==> flow/design.v <==
`timescale 1ns / 1ps
module rrc_filter #(
	parameter WIDTH = 9
)(
	input logic clk,
	input logic rst,
	input logic signed [WIDTH-1:0] filter_in,
	output logic signed [WIDTH-1:0] filter_out
);
	logic signed [WIDTH-1:0] shift_reg_out [0:31];
	logic signed [2*WIDTH-1:0] mul_sum [0:32];
	logic signed [23:0] acc_sum;
	integer i;
	always @(posedge clk or posedge rst) begin
		if(rst) begin
			for(i = 0; i < 32; i=i+1) begin
				shift_reg_out[i] <= 9'b0;
			end
		end
		else begin
			shift_reg_out[0] <= filter_in;
			for(i = 0; i < 31; i=i+1) begin
				shift_reg_out[i+1] <= shift_reg_out[i];
			end
		end
	end
	multiplier_9b #(.WIDTH(9)) MUL0(.mul_in(filter_in), .coefficient(9'd0), .mul_out(mul_sum[0]));
	multiplier_9b #(.WIDTH(9)) MUL1(.mul_in(shift_reg_out[0]), .coefficient(-9'd1), .mul_out(mul_sum[1]));
	multiplier_9b #(.WIDTH(9)) MUL2(.mul_in(shift_reg_out[1]), .coefficient(9'd1),.mul_out(mul_sum[2]));
	multiplier_9b #(.WIDTH(9)) MUL3(.mul_in(shift_reg_out[2]), .coefficient(9'd0),.mul_out(mul_sum[3]));
	multiplier_9b #(.WIDTH(9)) MUL4(.mul_in(shift_reg_out[3]), .coefficient(-9'd1),.mul_out(mul_sum[4]));
	multiplier_9b #(.WIDTH(9)) MUL5(.mul_in(shift_reg_out[4]), .coefficient(9'd2),.mul_out(mul_sum[5]));
	multiplier_9b #(.WIDTH(9)) MUL6(.mul_in(shift_reg_out[5]), .coefficient(9'd0),.mul_out(mul_sum[6]));
	multiplier_9b #(.WIDTH(9)) MUL7(.mul_in(shift_reg_out[6]), .coefficient(-9'd2),.mul_out(mul_sum[7]));
	multiplier_9b #(.WIDTH(9)) MUL8(.mul_in(shift_reg_out[7]), .coefficient(9'd2),.mul_out(mul_sum[8]));
	multiplier_9b #(.WIDTH(9)) MUL9(.mul_in(shift_reg_out[8]), .coefficient(9'd0),.mul_out(mul_sum[9]));
	multiplier_9b #(.WIDTH(9)) MUL10(.mul_in(shift_reg_out[9]), .coefficient(-9'd6),.mul_out(mul_sum[10]));
	multiplier_9b #(.WIDTH(9)) MUL11(.mul_in(shift_reg_out[10]), .coefficient(9'd8),.mul_out(mul_sum[11]));
	multiplier_9b #(.WIDTH(9)) MUL12(.mul_in(shift_reg_out[11]), .coefficient(9'd10),.mul_out(mul_sum[12]));
	multiplier_9b #(.WIDTH(9)) MUL13(.mul_in(shift_reg_out[12]), .coefficient(-9'd28),.mul_out(mul_sum[13]));
	multiplier_9b #(.WIDTH(9)) MUL14(.mul_in(shift_reg_out[13]), .coefficient(-9'd14),.mul_out(mul_sum[14]));
	multiplier_9b #(.WIDTH(9)) MUL15(.mul_in(shift_reg_out[14]), .coefficient(9'd111),.mul_out(mul_sum[15]));
	multiplier_9b #(.WIDTH(9)) MUL16(.mul_in(shift_reg_out[15]), .coefficient(9'd196),.mul_out(mul_sum[16]));
	multiplier_9b #(.WIDTH(9)) MUL17(.mul_in(shift_reg_out[16]), .coefficient(9'd111),.mul_out(mul_sum[17]));
	multiplier_9b #(.WIDTH(9)) MUL18(.mul_in(shift_reg_out[17]), .coefficient(-9'd14),.mul_out(mul_sum[18]));
	multiplier_9b #(.WIDTH(9)) MUL19(.mul_in(shift_reg_out[18]), .coefficient(-9'd28),.mul_out(mul_sum[19]));
	multiplier_9b #(.WIDTH(9)) MUL20(.mul_in(shift_reg_out[19]), .coefficient(9'd10),.mul_out(mul_sum[20]));
	multiplier_9b #(.WIDTH(9)) MUL21(.mul_in(shift_reg_out[20]), .coefficient(9'd8),.mul_out(mul_sum[21]));
	multiplier_9b #(.WIDTH(9)) MUL22(.mul_in(shift_reg_out[21]), .coefficient(-9'd6),.mul_out(mul_sum[22]));
	multiplier_9b #(.WIDTH(9)) MUL23(.mul_in(shift_reg_out[22]), .coefficient(9'd0),.mul_out(mul_sum[23]));
	multiplier_9b #(.WIDTH(9)) MUL24(.mul_in(shift_reg_out[23]), .coefficient(9'd2),.mul_out(mul_sum[24]));
	multiplier_9b #(.WIDTH(9)) MUL25(.mul_in(shift_reg_out[24]), .coefficient(-9'd2),.mul_out(mul_sum[25]));
	multiplier_9b #(.WIDTH(9)) MUL26(.mul_in(shift_reg_out[25]), .coefficient(9'd0),.mul_out(mul_sum[26]));
	multiplier_9b #(.WIDTH(9)) MUL27(.mul_in(shift_reg_out[26]), .coefficient(9'd2),.mul_out(mul_sum[27]));
	multiplier_9b #(.WIDTH(9)) MUL28(.mul_in(shift_reg_out[27]), .coefficient(-9'd1),.mul_out(mul_sum[28]));
	multiplier_9b #(.WIDTH(9)) MUL29(.mul_in(shift_reg_out[28]), .coefficient(9'd0),.mul_out(mul_sum[29]));
	multiplier_9b #(.WIDTH(9)) MUL30(.mul_in(shift_reg_out[29]), .coefficient(9'd1),.mul_out(mul_sum[30]));
	multiplier_9b #(.WIDTH(9)) MUL31(.mul_in(shift_reg_out[30]), .coefficient(-9'd1),.mul_out(mul_sum[31]));
	multiplier_9b #(.WIDTH(9)) MUL32(.mul_in(shift_reg_out[31]), .coefficient(9'd0),.mul_out(mul_sum[32]));
	always_comb begin : accumulate_sum
		acc_sum = mul_sum[0] + mul_sum[1] + mul_sum[2] + mul_sum[3] + mul_sum[4] + 
		mul_sum[5] + mul_sum[6] + mul_sum[7] + mul_sum[8] + mul_sum[9] + 
		mul_sum[10] + mul_sum[11] + mul_sum[12] + mul_sum[13] + mul_sum[14] + 
		mul_sum[15] + mul_sum[16] + mul_sum[17] + mul_sum[18] + mul_sum[19] + 
		mul_sum[20] + mul_sum[21] + mul_sum[22] + mul_sum[23] + mul_sum[24] + 
		mul_sum[25] + mul_sum[26] + mul_sum[27] + mul_sum[28] + mul_sum[29] + 
		mul_sum[30] + mul_sum[31] + mul_sum[32];  
	end
	logic signed [15:0] trunc_frac_sum;
	assign trunc_frac_sum = acc_sum[23:8];
	always_ff @( posedge clk or posedge rst ) begin : blockName
		if(rst) begin
			filter_out <= 0;
		end
		else if(trunc_frac_sum > 255) begin
			filter_out <= 255;
		end
		else if(trunc_frac_sum < -256) begin
			filter_out <= -256;
		end
		else begin
			filter_out <= trunc_frac_sum;
		end
	end
endmodule
module multiplier_9b #(
	parameter WIDTH = 9
)(
	input logic signed [WIDTH-1:0] mul_in,
	input logic signed [WIDTH-1:0] coefficient,
	output logic signed [2*WIDTH-1:0] mul_out
);
	assign mul_out = mul_in * coefficient;
endmodule
# Tool chain data of rrc_filter
# The steps from the RTL of rrc_filter to its reports follow in flow order.
# Line numbers count from 1 in the design file above.
# Operators carry their Yosys type and port widths (W data, S select, Z words).
design:
  design: "rrc_filter"
  clock_port: "clk"
  cell_library: "sky130hd"
  corner: "tt_025C_1v80"

# Elaborated design
# Yosys after proc, flatten, opt, wreduce and memory -nomap, before mapping. Enables and synchronous resets that opt folds into registers are not counted as muxes. Print and check cells are not counted. Equal cells are merged and count once.
bits:
  register_bits: 288
  latch_bits: 0
  ramBits: 0
  romBits: 0
  clocked_rd_ports_x_width: 0
  memories: 0
  in_bits: 11
  output_inout_bits: 9
  elab_cells: 77
classes:
  n_addsub: 30
  multipliers: 11
  n_div: 0
  n_cmp: 2
  n_eq: 0
  shift: 0
  muxes: 2
  n_logic: 0
  reduce_and_logical: 0
ops:
  columns: ["cell", "n"]
  rows:
  - ["$add A24 B18 Y24", 13]
  - ["$mul A9 B4 Y13 const B", 6]
  - ["$mul A9 B8 Y17 const B", 2]
  - ["$mul A9 B7 Y16 const B", 1]
  - ["$mul A9 B3 Y12 const B", 2]
  - ["$neg A9 Y18", 4]
  - ["$add A24 B10 Y24", 2]
  - ["$add A24 B12 Y24", 2]
  - ["$neg A9 Y17", 2]
  - ["$add A23 B13 Y24", 1]
  - ["$add A24 B9 Y24", 1]
  - ["$add A22 B10 Y23", 1]
  - ["$add A21 B18 Y22", 1]
  - ["$add A20 B10 Y21", 1]
  - ["$add A19 B18 Y20", 1]
  - ["$add A18 B9 Y19", 1]
  - ["$mux W9", 2]
  - ["$gt A16 B9 Y1 const B", 1]
  - ["$lt A16 B9 Y1 const B", 1]

# Depth
# Depth = most cells in a row (Yosys ltp): at word level without a register or memory, in the mapped netlist without a sequential cell, where the memories' decode and read muxes count.
logic_depth:
  depth_word: 28
  abc_area: 0
  mapped_depth: 40
  mapped_depth_nobuf: 39

# Netlist
# Yosys stat after the flow's synthesis: flattened, memories mapped to cells. It holds for the ABC_AREA given above (unset counts as 0); a run with the other value may have another netlist.
synth_totals:
  cell_count: 2181
  yosys_area_um2: 25449.4
  seq_area_um2: 7206.9
  ff_cells: 288
  n_buf: 6
by_type:
  columns: ["cell_type", "n", "area_total_um2"]
  rows:
  - ["sky130_fd_sc_hd__fa_1", 409, 8.19E+03]
  - ["sky130_fd_sc_hd__dfrtp_1", 288, 7.21E+03]
  - ["sky130_fd_sc_hd__ha_1", 330, 4128.96]
  - ["sky130_fd_sc_hd__inv_1", 607, 2.28E+03]
  - ["sky130_fd_sc_hd__xnor2_1", 90, 788.256]
  - ["sky130_fd_sc_hd__xor2_1", 47, 411.645]
  - ["sky130_fd_sc_hd__a21oi_1", 69, 345.331]
  - ["sky130_fd_sc_hd__a21o_1", 41, 307.795]
  - ["sky130_fd_sc_hd__nand2_1", 36, 135.13]
  - ["sky130_fd_sc_hd__o21ai_1", 27, 135.13]
  - ["sky130_fd_sc_hd__nor2_1", 33, 123.869]
  - ["sky130_fd_sc_hd__o21ai_0", 23, 115.11]
  - ["sky130_fd_sc_hd__o21bai_1", 14, 105.101]
  - ["sky130_fd_sc_hd__nand2b_1", 15, 93.84]
  - ["sky130_fd_sc_hd__nor2b_1", 15, 93.84]
  - ["sky130_fd_sc_hd__o21a_1", 12, 90.086]
  - ["sky130_fd_sc_hd__nor3_1", 15, 75.072]
  - ["sky130_fd_sc_hd__nand3_1", 14, 70.067]
# Not listed: further types 36, cells in them 96.
# By module: a second synthesis without flattening, with its own total; a netlist apart from the flattened one above.
unflattened:
  hier_cells: 12567
  hier_area_um2: 122058.3
# Each row is one instance without its submodules.
modules:
  columns: ["mod", "n_inst", "n_cells", "mod_area_um2", "mod_seq_area_um2"]
  rows:
  - ["multiplier_9b (WIDTH=9)", 33, 327, 3001.6, 0.0]
  - ["rrc_filter", 1, 1776, 23004.6, 7432.1]

# Path before layout
# OpenSTA on the mapped netlist: ideal clock, no wires. The path of least setup slack (recovery checks aside). Input and output delay are each 20% of the period. Register names are those of the netlist, which keeps one name where synthesis merged equal registers.
synth_path:
  path_kind: "reg-to-reg"
  startpoint: "reg shift_reg_out[14][8]"
  endpoint: "reg filter_out[0]"
  period_ns: 10.5
  setup_ns: 0.142
  t_first_pin_ns: 0.000
  arrival_ns: 9.990
  t_required_ns: 10.358
  path_slack_ns: 0.368
  delay_ns: 10.132
  path_stages: 36
  path_buffers: 2
  synth_period_reached_ns: 10.132
# "delay_ns" = arrival - input delay + setup time.
# "path_stages": output pins that drive a net of the path, with the launching flip-flop's if there is one; two outputs of one cell count as two.
# "synth_period_reached_ns" is the clock period less the worst setup slack; recovery checks do not enter. This is arithmetic on one report: input and output delays are still those of the set period (20% each).
# The rows between start and end are the longest chain of elaborated cells between them; the timing report does not say that the signal goes this way. Where chains are equally long, one stands for them.
# A line is the first line of the expression or statement that the cell stems from. Yosys adds cells for indexed reads and writes and turns some case tables into memories.
# At most two assigning lines are given for a register; there are more.
synth_via:
  cell_sequence: "sky130_fd_sc_hd__dfrtp_1 -> sky130_fd_sc_hd__clkbuf_1 -> sky130_fd_sc_hd__inv_1 -> sky130_fd_sc_hd__fa_1 -> sky130_fd_sc_hd__inv_1 -> sky130_fd_sc_hd__fa_1 -> sky130_fd_sc_hd__fa_1 -> sky130_fd_sc_hd__ha_1 -> sky130_fd_sc_hd__a21o_1 -> sky130_fd_sc_hd__a31o_1 -> sky130_fd_sc_hd__a211oi_1 -> sky130_fd_sc_hd__nor3b_1 -> sky130_fd_sc_hd__nor3_1 -> sky130_fd_sc_hd__xor2_1 -> sky130_fd_sc_hd__fa_1 -> sky130_fd_sc_hd__fa_1 -> sky130_fd_sc_hd__inv_1 -> sky130_fd_sc_hd__fa_1 -> sky130_fd_sc_hd__fa_1 -> sky130_fd_sc_hd__inv_1 -> sky130_fd_sc_hd__fa_1 -> sky130_fd_sc_hd__inv_1 -> sky130_fd_sc_hd__fa_1 -> sky130_fd_sc_hd__inv_1 -> sky130_fd_sc_hd__fa_1 -> sky130_fd_sc_hd__inv_1 -> sky130_fd_sc_hd__ha_1 -> sky130_fd_sc_hd__and2_1 -> sky130_fd_sc_hd__buf_6 -> sky130_fd_sc_hd__a221oi_2 -> sky130_fd_sc_hd__o21ai_2 -> sky130_fd_sc_hd__a2111oi_2 -> sky130_fd_sc_hd__nor3_1 -> sky130_fd_sc_hd__a211o_1 -> sky130_fd_sc_hd__o41ai_4 -> sky130_fd_sc_hd__o21ai_1"
  elab_chain_len: 18
  cone_cells: 19
  cone_lines: 4
  classes_between: "add/sub: 14; mul: 1; compare: 2; mux: 2"
synth_lines:
  columns: ["element", "line_no", "rtl"]
  rows:
  - ["from (decl)", 10, "logic signed [WIDTH-1:0] shift_reg_out [0:31];"]
  - ["from (assign)", 17, "shift_reg_out[i] <= 9'b0;"]
  - ["from (assign)", 23, "shift_reg_out[i+1] <= shift_reg_out[i];"]
  - ["$mul A9 B8 Y17", 93, "assign mul_out = mul_in * coefficient;"]
  - ["$add A24 B18 Y24 (6 in a row)", 61, "acc_sum = mul_sum[0] + mul_sum[1] + mul_sum[2] + mul_sum[3] + mul_sum[4] +"]
  - ["$add A24 B12 Y24", 61, null]
  - ["$add A24 B18 Y24", 61, null]
  - ["$add A24 B10 Y24", 61, null]
  - ["$add A24 B18 Y24", 61, null]
  - ["$add A24 B10 Y24", 61, null]
  - ["$add A24 B18 Y24", 61, null]
  - ["$add A24 B9 Y24", 61, null]
  - ["$add A24 B18 Y24", 61, null]
  - ["$lt A16 B9 Y1", 78, "else if(trunc_frac_sum < -256) begin"]
  - ["$mux W9", 78, null]
  - ["$mux W9", 75, "else if(trunc_frac_sum > 255) begin"]
  - ["to (assign)", 79, "filter_out <= -256;"]
  - ["to (assign)", 82, "filter_out <= trunc_frac_sum;"]
  - ["to (decl)", 8, "output logic signed [WIDTH-1:0] filter_out"]

# Worst path after layout
# Path of least setup slack in the final report of flow run A (OpenROAD, finished layout, wires in). Where an end is a register, its clock arrival counts in the times.
layout_path:
  path_kind: "reg-to-reg"
  startpoint: "reg shift_reg_out[14][1]"
  endpoint: "reg filter_out[5]"
  period_ns: 10.5
  setup_ns: 0.12
  t_first_pin_ns: 0.53
  arrival_ns: 10.46
  t_required_ns: 10.92
  path_slack_ns: 0.45
  path_stages: 33
  path_buffers: 2
# The rows between start and end are the longest chain of elaborated cells between them; the timing report does not say that the signal goes this way. Where chains are equally long, one stands for them.
# At most two assigning lines are given for a register; there are more.
layout_via:
  cell_sequence: "sky130_fd_sc_hd__dfrtp_1 -> sky130_fd_sc_hd__ha_2 -> sky130_fd_sc_hd__xor2_1 -> sky130_fd_sc_hd__ha_1 -> sky130_fd_sc_hd__a21o_1 -> sky130_fd_sc_hd__fa_1 -> sky130_fd_sc_hd__fa_1 -> sky130_fd_sc_hd__ha_1 -> sky130_fd_sc_hd__a21o_1 -> sky130_fd_sc_hd__a31o_1 -> sky130_fd_sc_hd__a211oi_2 -> sky130_fd_sc_hd__nor3b_2 -> sky130_fd_sc_hd__nor3_2 -> sky130_fd_sc_hd__xor2_1 -> sky130_fd_sc_hd__buf_4 -> sky130_fd_sc_hd__fa_2 -> sky130_fd_sc_hd__fa_1 -> sky130_fd_sc_hd__fa_2 -> sky130_fd_sc_hd__fa_1 -> sky130_fd_sc_hd__fa_2 -> sky130_fd_sc_hd__fa_1 -> sky130_fd_sc_hd__fa_1 -> sky130_fd_sc_hd__inv_1 -> sky130_fd_sc_hd__ha_1 -> sky130_fd_sc_hd__a21o_1 -> sky130_fd_sc_hd__or2_2 -> sky130_fd_sc_hd__nor4_1 -> sky130_fd_sc_hd__a2111o_1 -> sky130_fd_sc_hd__nor3_1 -> sky130_fd_sc_hd__a211o_1 -> sky130_fd_sc_hd__o41ai_4 -> sky130_fd_sc_hd__buf_4 -> sky130_fd_sc_hd__o21ai_1"
  elab_chain_len: 18
  cone_cells: 19
  cone_lines: 4
  classes_between: "add/sub: 14; mul: 1; compare: 2; mux: 2"
layout_lines:
  columns: ["element", "line_no", "rtl"]
  rows:
  - ["from (decl)", 10, "logic signed [WIDTH-1:0] shift_reg_out [0:31];"]
  - ["from (assign)", 17, "shift_reg_out[i] <= 9'b0;"]
  - ["from (assign)", 23, "shift_reg_out[i+1] <= shift_reg_out[i];"]
  - ["$mul A9 B8 Y17", 93, "assign mul_out = mul_in * coefficient;"]
  - ["$add A24 B18 Y24 (6 in a row)", 61, "acc_sum = mul_sum[0] + mul_sum[1] + mul_sum[2] + mul_sum[3] + mul_sum[4] +"]
  - ["$add A24 B12 Y24", 61, null]
  - ["$add A24 B18 Y24", 61, null]
  - ["$add A24 B10 Y24", 61, null]
  - ["$add A24 B18 Y24", 61, null]
  - ["$add A24 B10 Y24", 61, null]
  - ["$add A24 B18 Y24", 61, null]
  - ["$add A24 B9 Y24", 61, null]
  - ["$add A24 B18 Y24", 61, null]
  - ["$lt A16 B9 Y1", 78, "else if(trunc_frac_sum < -256) begin"]
  - ["$mux W9", 78, null]
  - ["$mux W9", 75, "else if(trunc_frac_sum > 255) begin"]
  - ["to (assign)", 79, "filter_out <= -256;"]
  - ["to (assign)", 82, "filter_out <= trunc_frac_sum;"]
  - ["to (decl)", 8, "output logic signed [WIDTH-1:0] filter_out"]

Subject: rrc_filter on sky130hd, stored results

Hello all,

Record of 3 stored runs of the RTL-to-layout flow on rrc_filter, platform sky130hd. The runs are unordered. Constraints: input delay and output delay 20% of the set period each, output load 0.01 pF.
"clock_period_reached_ns" means the clock period less the worst setup slack. The figure is calculated, with input and output delays left at 20% of the set period.
"critical_path_time_ns" is the time allowed to the run's worst setup path (the clock period less input and output delay, where it has them) less its slack. Clock arrival times count: a late capture clock shortens it, a late launch clock lengthens it.

--- flow run A ---
==> flow/run.sh <==
#!/bin/bash
# the make line also repeats the synthesis and layout settings of config.mk as NAME=value (left out here)
make -C /OpenROAD-flow-scripts/flow DESIGN_CONFIG=/design/flow/config.mk WORK_HOME=/design/flow/orfs CLKGATE_MAP_FILE= finish
==> flow/config.mk <==
export PLATFORM = sky130hd
export DESIGN_NAME = rrc_filter
export DESIGN_NICKNAME = rrc_filter
export VERILOG_FILES = /design/flow/design.v
export SDC_FILE = /design/flow/constraint.sdc
export NUM_CORES = 4
export LEC_CHECK = 0
export CAP_MARGIN = 30
export CORE_MARGIN = 2
export CORE_UTILIZATION = 40
export MAX_ROUTING_LAYER = met4
export SLEW_MARGIN = 35
==> flow/constraint.sdc <==
create_clock -name core_clock -period 10.5 [get_ports {clk}]
set_input_delay 2.1000 -clock core_clock [delete_from_list [all_inputs] [get_ports {clk}]]
set_output_delay 2.1000 -clock core_clock [all_outputs]
set_load 0.01 [all_outputs]

==> results, as YAML <==
results:
  critical_path_time_ns: 10.05
  worst_path_kind: "reg-to-reg"
  fin_ws_ns: 0.454
  ws_hold_ns: 0.342
  tns_setup_ns: 0.000
  die_area_um2: 65656.4
  cell_area_final_um2: 28184.5
  clock_period_reached_ns: 10.046
  final_util_frac: 0.448
  ys_area_um2: 25449.4

--- flow run B ---
==> flow/run.sh <==
#!/bin/bash
# the make line also repeats the synthesis and layout settings of config.mk as NAME=value (left out here)
make -C /OpenROAD-flow-scripts/flow DESIGN_CONFIG=/design/flow/config.mk WORK_HOME=/design/flow/orfs CLKGATE_MAP_FILE= finish
==> flow/config.mk <==
export PLATFORM = sky130hd
export DESIGN_NAME = rrc_filter
export DESIGN_NICKNAME = rrc_filter
export VERILOG_FILES = /design/flow/design.v
export SDC_FILE = /design/flow/constraint.sdc
export NUM_CORES = 4
export LEC_CHECK = 0
export CAP_MARGIN = 20
export CORE_MARGIN = 2
export CORE_UTILIZATION = 38
export SLEW_MARGIN = 20
==> flow/constraint.sdc <==
create_clock -name core_clock -period 10.2 [get_ports {clk}]
set_input_delay 2.0400 -clock core_clock [delete_from_list [all_inputs] [get_ports {clk}]]
set_output_delay 2.0400 -clock core_clock [all_outputs]
set_load 0.01 [all_outputs]

==> results, as YAML <==
results:
  critical_path_time_ns: 9.89
  worst_path_kind: "reg-to-reg"
  fin_ws_ns: 0.305
  ws_hold_ns: 0.345
  tns_setup_ns: 0.000
  die_area_um2: 69058.6
  cell_area_final_um2: 28842.7
  clock_period_reached_ns: 9.895
  final_util_frac: 0.437
  ys_area_um2: 25449.4

--- flow run C ---
==> flow/run.sh <==
#!/bin/bash
# the make line also repeats the synthesis and layout settings of config.mk as NAME=value (left out here)
make -C /OpenROAD-flow-scripts/flow DESIGN_CONFIG=/design/flow/config.mk WORK_HOME=/design/flow/orfs CLKGATE_MAP_FILE= finish
==> flow/config.mk <==
export PLATFORM = sky130hd
export DESIGN_NAME = rrc_filter
export DESIGN_NICKNAME = rrc_filter
export VERILOG_FILES = /design/flow/design.v
export SDC_FILE = /design/flow/constraint.sdc
export NUM_CORES = 4
export LEC_CHECK = 0
export ABC_AREA = 1
export CAP_MARGIN = 20
export CELL_PAD_IN_SITES_DETAIL_PLACEMENT = 2
export CELL_PAD_IN_SITES_GLOBAL_PLACEMENT = 1
export CORE_ASPECT_RATIO = 1.04
export CORE_MARGIN = 9
export CORE_UTILIZATION = 30
export CTS_CLUSTER_DIAMETER = 273
export CTS_CLUSTER_SIZE = 67
export GPL_ROUTABILITY_DRIVEN = 0
export HOLD_SLACK_MARGIN = -0.01
export MAX_ROUTING_LAYER = met4
export MIN_ROUTING_LAYER = met1
export PLACE_DENSITY_LB_ADDON = 0.1
export SETUP_SLACK_MARGIN = 0.89
export SLEW_MARGIN = 0
export TNS_END_PERCENT = 65
==> flow/constraint.sdc <==
create_clock -name core_clock -period 16.8 [get_ports {clk}]
set_input_delay 3.3600 -clock core_clock [delete_from_list [all_inputs] [get_ports {clk}]]
set_output_delay 3.3600 -clock core_clock [all_outputs]
set_load 0.01 [all_outputs]

==> results, as YAML <==
results:
  critical_path_time_ns: 10.54
  worst_path_kind: "reg-to-reg"
  fin_ws_ns: 6.257
  ws_hold_ns: 0.343
  tns_setup_ns: 0.000
  die_area_um2: 96599.4
  cell_area_final_um2: 27606.5
  clock_period_reached_ns: 10.543
  final_util_frac: 0.325
  ys_area_um2: 25719.7

Thanks
